==> flow/design.v <==
module fpadd (
    clk, reset, start,
    a, b,
    sum, 
    done
);
    input clk, reset, start;
    input [31:0] a, b;
    output [31:0] sum;
    output done;
    reg sign_a, sign_b, sign_r;
    reg [7:0] exp_a, exp_b, exp_r;
	reg [25:0] mant_a, mant_b;
    reg [25:0] mant_r;
	reg [31:0] sum;  
	reg done;
    reg [23:0] mant_sum;
    parameter IDLE = 3'b000;
    parameter SIGN = 3'b001;
    parameter SHIFT = 3'b010;
    parameter ADD = 3'b011;
	parameter RESSIGN = 3'b100;
    parameter NORM = 3'b101;
    parameter SEARCH = 3'b110;
	parameter FIN = 3'b111;
    reg[2:0] pres_state;
	always @(posedge clk) begin
	    if(reset) begin
			exp_a <= 0; exp_b <= 0; exp_r <= 0;
			mant_a <= 0; mant_b <= 0; mant_r <= 0;
			sign_a <= 0; sign_b <= 0; sign_r <= 0;
			done <= 0; sum <= 0; mant_sum <= 0;
    	end
    	else if(start) begin
	    	sign_a <= a[31];
	    	sign_b <= b[31];
			exp_a <= a[30:23];
			exp_b <= b[30:23];
			mant_a <= {3'b001, a[22:0]};  
			mant_b <= {3'b001, b[22:0]};  
	    	done <= 0;
	    	pres_state <= IDLE;
	    end
	    else begin
	    	case(pres_state)
			IDLE:  
	    	begin
		    	if ((exp_a == 8'b0) && (mant_a[22:0] == 22'b0 && mant_a[23] == 1'b1)) begin
					sum <= {sign_b, exp_b, mant_b[22:0]};
					done <= 1;
					pres_state <= FIN;
		    	end
	    		else if ((exp_b == 8'b0) && (mant_b[22:0] == 22'b0 && mant_b[23] == 1'b1)) begin
					sum <= {sign_a, exp_a, mant_a[22:0]};
					done <= 1;
					pres_state <= FIN;
		    	end
				else if (exp_a == 8'b11111111) begin
					sum <= {sign_a, exp_a, mant_a[22:0]};
					done <= 1;
					pres_state <= FIN;
				end
				else if (exp_b == 8'b11111111) begin
					sum <= {sign_b, exp_b, mant_b[22:0]};
					done <= 1;
					pres_state <= FIN;
				end
				else begin
					pres_state <= SIGN;
				end
			end	
			SIGN:  
			begin
				if (sign_a) begin
					mant_a <= ~mant_a + 1;
				end	
				if (sign_b) begin
					mant_b <= ~mant_b + 1;
				end	
				pres_state <= SHIFT;
			end
			SHIFT:  
			begin
				if(exp_a > exp_b) begin
					mant_b <= {sign_b, mant_b[25:1]};  
					exp_b <= exp_b + 1;
					exp_r <= exp_a;
				end
				else if(exp_a < exp_b) begin
					mant_a <= {sign_a, mant_a[25:1]};  
					exp_a <= exp_a + 1;
					exp_r <= exp_b;
				end
				else
					exp_r <= exp_a;
				pres_state <= (exp_a == exp_b) ? ADD : pres_state;
			end
			ADD:  
			begin
				mant_r <= mant_a + mant_b;
				pres_state <= RESSIGN;
			end
			RESSIGN:  
			begin
				if (mant_r[25] == 1) begin
					sign_r <= 1;
					mant_r <= -mant_r;
				end else begin
					sign_r <= 0;
				end
				pres_state <= NORM;
			end
			NORM:  
			begin
				if (mant_r == 0) begin
					exp_r <= 0;
					pres_state <= FIN;
				end else if ((mant_r[24] == 0) && (mant_r[23] == 1)) begin
					pres_state <= FIN;
				end else if (mant_r[24] == 1) begin
					mant_r <= mant_r >> 1;
					exp_r  <= exp_r + 1;
					pres_state <= FIN;
				end else
					pres_state <= SEARCH;
			end
			SEARCH:  
			begin
				if(mant_r[23] != 1) begin
					mant_r <= mant_r << 1;
					exp_r  <= exp_r - 1;
					pres_state <= SEARCH;
				end else
					pres_state <= FIN;
			end
			FIN:
			begin
				if (!done) begin
					sum <= {sign_r, exp_r, {mant_r[22:0]}};
					done <= 1;
				end
			end
			endcase
	    end
	end
endmodule
# Tool chain data of fpadd
# Each step is given for the RTL above and for the edited RTL.
# "before" refers to lines of the RTL above, "after" to lines of the edited file.
# "change": "after" minus "before" as printed here. "rel_change_pct": 100 x difference / "before".
# Operators: Yosys type, input widths -> output width; for muxes data width and select width s.
# Library cell names are shortened.
# A cell with -- has no value.
[setup] top="fpadd" clock="clk" library="sky130hd" pvt_corner="tt_025C_1v80"

# The edit
# The edit as a unified diff against the file above.
# The edit is scripted, without regard to the design's behaviour, which it may alter; it was not made to optimise anything.
# begin of diff
@@ -7,5 +7,5 @@
     input clk, reset, start;
     input [31:0] a, b;
-    output [31:0] sum;
+    output [23:0] sum;
     output done;
     reg sign_a, sign_b, sign_r;
@@ -13,5 +13,5 @@
 	reg [25:0] mant_a, mant_b;
     reg [25:0] mant_r;
-	reg [31:0] sum;  
+	reg [23:0] sum;  
 	reg done;
     reg [23:0] mant_sum;
# end of diff

# Word level
# Source: Yosys, flattened and elaborated, memories not mapped. Widths are those after wreduce. Registers that Yosys merges into a memory's read port (data or address) are not register bits. Print and check cells do not count. Equal cells are merged and count once.
[bits] element="reg_bits" before=141 after=132 change=-9 rel_change_pct=-6.38
[bits] element="inputBits" before=67 after=67 change=0 rel_change_pct=0.00
[bits] element="out_inout_bits" before=33 after=25 change=-8 rel_change_pct=-24.24
[bits] element="wordCells" before=150 after=147 change=-3 rel_change_pct=-2.00
[op_classes] element="addsub" before=8 after=8 change=0 rel_change_pct=0.00
[op_classes] element="cmp" before=2 after=2 change=0 rel_change_pct=0.00
[op_classes] element="equal" before=31 after=31 change=0 rel_change_pct=0.00
[op_classes] element="mux" before=51 after=50 change=-1 rel_change_pct=-1.96
[op_classes] element="bitwise" before=5 after=5 change=0 rel_change_pct=0.00
[op_classes] element="n_reduce_logical" before=36 after=35 change=-1 rel_change_pct=-2.78
[op_table] operator="$mux 32" before=5 after=0 change=-5 rel_change_pct=-100.00
[op_table] operator="$mux 24" before=2 after=7 change=5 rel_change_pct=250.00
[op_table] operator="$mux 1" before=9 after=8 change=-1 rel_change_pct=-11.11
[op_table] operator="$reduce_and 2->1" before=3 after=2 change=-1 rel_change_pct=-33.33
[op_table] operator="$pmux 32 s2" before=1 after=0 change=-1 rel_change_pct=-100.00
[op_table] operator="$pmux 24 s2" before=0 after=1 change=1
# Unchanged operator kinds not shown: 40.

# Logic depth
# Yosys ltp: most cells in a row. Word level: on the elaborated netlist, between registers, memories and ports. Mapped: between sequential cells and ports; inverters and the memories' decode and read muxes count.
[depth] element="depth_word" before=6 after=6 change=0 rel_change_pct=0.00
[depth] element="ABC_AREA" before="0" after="0"
[depth] element="mapped_depth" before=12 after=12 change=0 rel_change_pct=0.00
[depth] element="ltp_nobuf" before=9 after=10 change=1 rel_change_pct=11.11

# Mapped cells and area
# Source: synth_stat.txt of the flow (Yosys; design flattened, memories mapped). It holds for the ABC_AREA given above (unset counts as 0); a run with the other value may have another netlist.
[synth_totals] element="cell_count" before=1472 after=1280 change=-192 rel_change_pct=-13.04
[synth_totals] element="area_um2" before=10935.5 after=9576.7 change=-1358.8 rel_change_pct=-12.43
[synth_totals] element="sequential_area_um2" before=2932.8 after=2612.5 change=-320.3 rel_change_pct=-10.92
[synth_totals] element="flip_flops" before=146 after=130 change=-16 rel_change_pct=-10.96
[synth_totals] element="buf_cells" before=121 after=101 change=-20 rel_change_pct=-16.53
[by_type] type="inv_1" before=72 after=28 change=-44 rel_change_pct=-61.11
[by_type] type="o22ai_1" before=42 after=6 change=-36 rel_change_pct=-85.71
[by_type] type="nor2_1" before=125 after=153 change=28 rel_change_pct=22.40
[by_type] type="or3_1" before=41 after=13 change=-28 rel_change_pct=-68.29
[by_type] type="o2bb2ai_1" before=0 after=27 change=27
[by_type] type="o221ai_1" before=28 after=2 change=-26 rel_change_pct=-92.86
[by_type] type="mux2i_1" before=18 after=41 change=23 rel_change_pct=127.78
[by_type] type="o21ai_0" before=99 after=80 change=-19 rel_change_pct=-19.19
[by_type] type="dfxtp_1" before=145 after=129 change=-16 rel_change_pct=-11.03
[by_type] type="a211oi_1" before=27 after=13 change=-14 rel_change_pct=-51.85
[by_type] type="nand2_1" before=129 after=118 change=-11 rel_change_pct=-8.53
[by_type] type="nand3_1" before=38 after=28 change=-10 rel_change_pct=-26.32
[by_type] type="nand2b_1" before=17 after=8 change=-9 rel_change_pct=-52.94
[by_type] type="a21oi_1" before=104 after=96 change=-8 rel_change_pct=-7.69
[by_type] type="nor4_1" before=20 after=13 change=-7 rel_change_pct=-35.00
[by_type] type="o32ai_1" before=9 after=2 change=-7 rel_change_pct=-77.78
[by_type] type="a31oi_1" before=18 after=12 change=-6 rel_change_pct=-33.33
[by_type] type="a21o_1" before=16 after=22 change=6 rel_change_pct=37.50
# Unchanged cell types not shown: 8.
# Not every row of either side is listed.

# Worst setup path after synthesis
# Source: OpenSTA report_checks on the synthesized netlist (no wires, ideal clock, input and output delay 20% of the period each), path of least setup slack; recovery checks are left aside. Register names are those of the netlist, which keeps one name where synthesis merged equal registers.
[synth_path] element="kind" before="reg-to-reg" after="reg-to-reg"
[synth_path] element="from" before="register exp_b[3]" after="register mant_a[6]"
[synth_path] element="to" before="register exp_r[5]" after="register mant_a[25]"
[synth_path] element="clock_period_ns" before=5.0 after=5.0 change=0.0 rel_change_pct=0.00
[synth_path] element="setup_ns" before=0.130 after=0.103 change=-0.027
[synth_path] element="launch_ns" before=0.000 after=0.000 change=0.000
[synth_path] element="arrival_ns" before=2.697 after=3.034 change=0.337 rel_change_pct=12.50
[synth_path] element="required_ns" before=4.870 after=4.897 change=0.027 rel_change_pct=0.55
[synth_path] element="setup_slack_ns" before=2.173 after=1.862 change=-0.311
[synth_path] element="path_delay_ns" before=2.827 after=3.137 change=0.310 rel_change_pct=10.97
[synth_path] element="stages" before=10 after=9 change=-1 rel_change_pct=-10.00
[synth_path] element="path_buffers" before=0 after=0 change=0
[synth_path] element="period_less_setup_slack_ns" before=2.827 after=3.138 change=0.311 rel_change_pct=11.00
# "path_delay_ns" = arrival - input delay + setup time.
# "stages" counts driving pins, that of a launching flip-flop among them; a cell with two outputs on the path counts twice.
# "period_less_setup_slack_ns" = period - worst setup slack (recovery checks aside). The figure is calculated, with input and output delays left at 20% of the set period.
# The rows between start and end are the longest chain of elaborated cells between them; the timing report does not say that the signal goes this way. Where chains are equally long, one stands for them.
# A line is the first line of the expression or statement that the cell stems from. Yosys adds cells for indexed reads and writes and turns some case tables into memories.
# A register here has more assigning lines than the two given.
[synth_via_before] path_cell_list="dfxtp_1 inv_1 ha_1 a21oi_1 nor2b_1 o31ai_1 nand2_1 mux2_2 a211oi_1 o32ai_1" elab_chain_len=4 cells_between=5 lines_between=3 classes_between="2 x compare; 3 x mux"
[synth_lines_before] element="start: declaration" line_no=12 text="reg [7:0] exp_a, exp_b, exp_r;"
[synth_lines_before] element="start: assignment" line_no=38 text="exp_b <= b[30:23];"
[synth_lines_before] element="start: assignment" line_no=86 text="exp_b <= exp_b + 1;"
[synth_lines_before] element="$lt 8x8->1" line_no=89 text="else if(exp_a < exp_b) begin"
[synth_lines_before] element="$mux 8" line_no=89
[synth_lines_before] element="$mux 8" line_no=84 text="if(exp_a > exp_b) begin"
[synth_lines_before] element="$pmux 8 s3" line_no=45 text="case(pres_state)"
[synth_lines_before] element="end: assignment" line_no=87 text="exp_r <= exp_a;"
[synth_lines_before] element="end: assignment" line_no=92 text="exp_r <= exp_b;"
[synth_lines_before] element="end: declaration" line_no=12
[synth_via_after] path_cell_list="dfxtp_1 or4_1 or4_4 or3_4 or3_4 or4_4 nor3_2 mux2i_1 a2111oi_2" elab_chain_len=4 cells_between=4 lines_between=3 classes_between="1 x add/sub; 2 x mux; 1 x logic"
[synth_lines_after] element="start: declaration" line_no=13 text="reg [25:0] mant_a, mant_b;"
[synth_lines_after] element="start: assignment" line_no=39 text="mant_a <= {3'b001, a[22:0]};"
[synth_lines_after] element="start: assignment" line_no=75 text="mant_a <= ~mant_a + 1;"
[synth_lines_after] element="$not 26->26" line_no=75
[synth_lines_after] element="$add 26x1->26" line_no=75
[synth_lines_after] element="$mux 26" line_no=74 text="if (sign_a) begin"
[synth_lines_after] element="$pmux 26 s2" line_no=45 text="case(pres_state)"
[synth_lines_after] element="end: assignment" line_no=39
[synth_lines_after] element="end: assignment" line_no=75
[synth_lines_after] element="end: declaration" line_no=13

# Timing after layout
# From the final timing report of each run of pair 1: the path of least setup slack in the routed layout; clock arrival at registers is part of the times.
[layout_path] element="kind" before="reg-to-reg" after="reg-to-reg"
[layout_path] element="from" before="register mant_a[1]" after="register mant_a[1]"
[layout_path] element="to" before="register sum[5]" after="register sum[1]"
[layout_path] element="clock_period_ns" before=3.66 after=3.66 change=0.00 rel_change_pct=0.00
[layout_path] element="setup_ns" before=0.13 after=0.12 change=-0.01
[layout_path] element="launch_ns" before=0.43 after=0.43 change=0.00 rel_change_pct=0.00
[layout_path] element="arrival_ns" before=3.50 after=3.69 change=0.19 rel_change_pct=5.43
[layout_path] element="required_ns" before=3.95 after=3.97 change=0.02 rel_change_pct=0.51
[layout_path] element="setup_slack_ns" before=0.46 after=0.28 change=-0.18
[layout_path] element="stages" before=11 after=14 change=3 rel_change_pct=27.27
[layout_path] element="path_buffers" before=1 after=3 change=2 rel_change_pct=200.00
# The rows between start and end are the longest chain of elaborated cells between them; the timing report does not say that the signal goes this way. Where chains are equally long, one stands for them.
# A register here has more assigning lines than the two given.
[layout_via_before] path_cell_list="dfxtp_1 inv_1 ha_1 nor3b_1 and3_1 and4_1 o41ai_1 a21oi_2 nand2_1 buf_4 o22ai_1" elab_chain_len=5 cells_between=7 lines_between=2 classes_between="1 x eq/ne; 2 x mux; 4 x reduce/logical"
[layout_lines_before] element="start: declaration" line_no=13 text="reg [25:0] mant_a, mant_b;"
[layout_lines_before] element="start: assignment" line_no=39 text="mant_a <= {3'b001, a[22:0]};"
[layout_lines_before] element="start: assignment" line_no=75 text="mant_a <= ~mant_a + 1;"
[layout_lines_before] element="$logic_not 23->1" line_no=48 text="if ((exp_a == 8'b0) && (mant_a[22:0] == 22'b0 && mant_a[23] == 1'b1)) begin"
[layout_lines_before] element="$logic_and 1x1->1 x2" line_no=48
[layout_lines_before] element="$mux 32" line_no=48
[layout_lines_before] element="$pmux 32 s2" line_no=45 text="case(pres_state)"
[layout_lines_before] element="end: assignment" line_no=49 text="sum <= {sign_b, exp_b, mant_b[22:0]};"
[layout_lines_before] element="end: assignment" line_no=54 text="sum <= {sign_a, exp_a, mant_a[22:0]};"
[layout_lines_before] element="end: declaration" line_no=9 text="output [31:0] sum;"
[layout_via_after] path_cell_list="dfxtp_1 buf_4 inv_1 ha_1 or3b_2 or4_2 nor4_1 buf_4 a21oi_4 buf_16 mux2i_1 nor2_1 a21oi_1 o2bb2ai_1" elab_chain_len=5 cells_between=9 lines_between=4 classes_between="1 x eq/ne; 4 x mux; 4 x reduce/logical"
[layout_lines_after] element="start: declaration" line_no=13 text="reg [25:0] mant_a, mant_b;"
[layout_lines_after] element="start: assignment" line_no=39 text="mant_a <= {3'b001, a[22:0]};"
[layout_lines_after] element="start: assignment" line_no=75 text="mant_a <= ~mant_a + 1;"
[layout_lines_after] element="$logic_not 23->1" line_no=48 text="if ((exp_a == 8'b0) && (mant_a[22:0] == 22'b0 && mant_a[23] == 1'b1)) begin"
[layout_lines_after] element="$logic_and 1x1->1 x2" line_no=48
[layout_lines_after] element="$mux 24" line_no=48
[layout_lines_after] element="$pmux 24 s2" line_no=45 text="case(pres_state)"
[layout_lines_after] element="end: assignment" line_no=49 text="sum <= {sign_b, exp_b, mant_b[22:0]};"
[layout_lines_after] element="end: assignment" line_no=54 text="sum <= {sign_a, exp_a, mant_a[22:0]};"
[layout_lines_after] element="end: declaration" line_no=9 text="output [23:0] sum;"

# Flow runs
# Both versions went through the flow (Yosys, OpenROAD) with the same settings in each pair. Constraints: input delay and output delay 20% of the set period each, output load 0.01 pF.
[settings_pair_1] CORE_UTILIZATION=40 period_ns=3.66 CAP_MARGIN=20 CORE_MARGIN=2 SLEW_MARGIN=20
[results_pair_1] element="synthArea_um2" before=10935.5 after=9576.7 change=-1358.8 rel_change_pct=-12.43
[results_pair_1] element="die_um2" before=28677.7 after=25195.2 change=-3482.5 rel_change_pct=-12.14
[results_pair_1] element="stdcell_area_um2" before=12741.0 after=11572.3 change=-1168.7 rel_change_pct=-9.17
[results_pair_1] element="util_pct" before=47.4 after=49.3 change=1.9
[results_pair_1] element="timing.setup.ws_ns" before=0.456 after=0.277 change=-0.179
[results_pair_1] element="timing.setup.tns_ns" before=0.000 after=0.000 change=0.000
[results_pair_1] element="hold_ws_ns" before=0.490 after=0.456 change=-0.034
[results_pair_1] element="power.total_w" before=0.005456 after=0.005082 change=-0.000374 rel_change_pct=-6.85
[results_pair_1] element="period_reached_ns" before=3.204 after=3.383 change=0.179 rel_change_pct=5.59
[settings_pair_2] ABC_AREA=0 CORE_ASPECT_RATIO=1.77 CORE_UTILIZATION=21 CTS_CLUSTER_DIAMETER=167 GPL_ROUTABILITY_DRIVEN=0 HOLD_SLACK_MARGIN=0.05 MIN_ROUTING_LAYER="met1" period_ns=5.91 CAP_MARGIN=20 CORE_MARGIN=2 SLEW_MARGIN=20
[results_pair_2] element="synthArea_um2" before=10935.5 after=9576.7 change=-1358.8 rel_change_pct=-12.43
[results_pair_2] element="die_um2" before=53990.6 after=47398.4 change=-6592.2 rel_change_pct=-12.21
[results_pair_2] element="stdcell_area_um2" before=12996.2 after=11522.3 change=-1473.9 rel_change_pct=-11.34
[results_pair_2] element="util_pct" before=25.2 after=25.4 change=0.2
[results_pair_2] element="timing.setup.ws_ns" before=2.352 after=1.801 change=-0.551
[results_pair_2] element="timing.setup.tns_ns" before=0.000 after=0.000 change=0.000
[results_pair_2] element="hold_ws_ns" before=0.483 after=0.462 change=-0.021
[results_pair_2] element="power.total_w" before=0.0034 after=0.002969 change=-0.000431 rel_change_pct=-12.68
[results_pair_2] element="period_reached_ns" before=3.558 after=4.109 change=0.551 rel_change_pct=15.49
# "period_reached_ns": clock period set for the run, less the worst setup slack. It is reckoned from that one timing run; input and output delays stay at 20% of the period that was set.
# "power.total_w": no workload was simulated; the value follows from the tool's default switching activity.
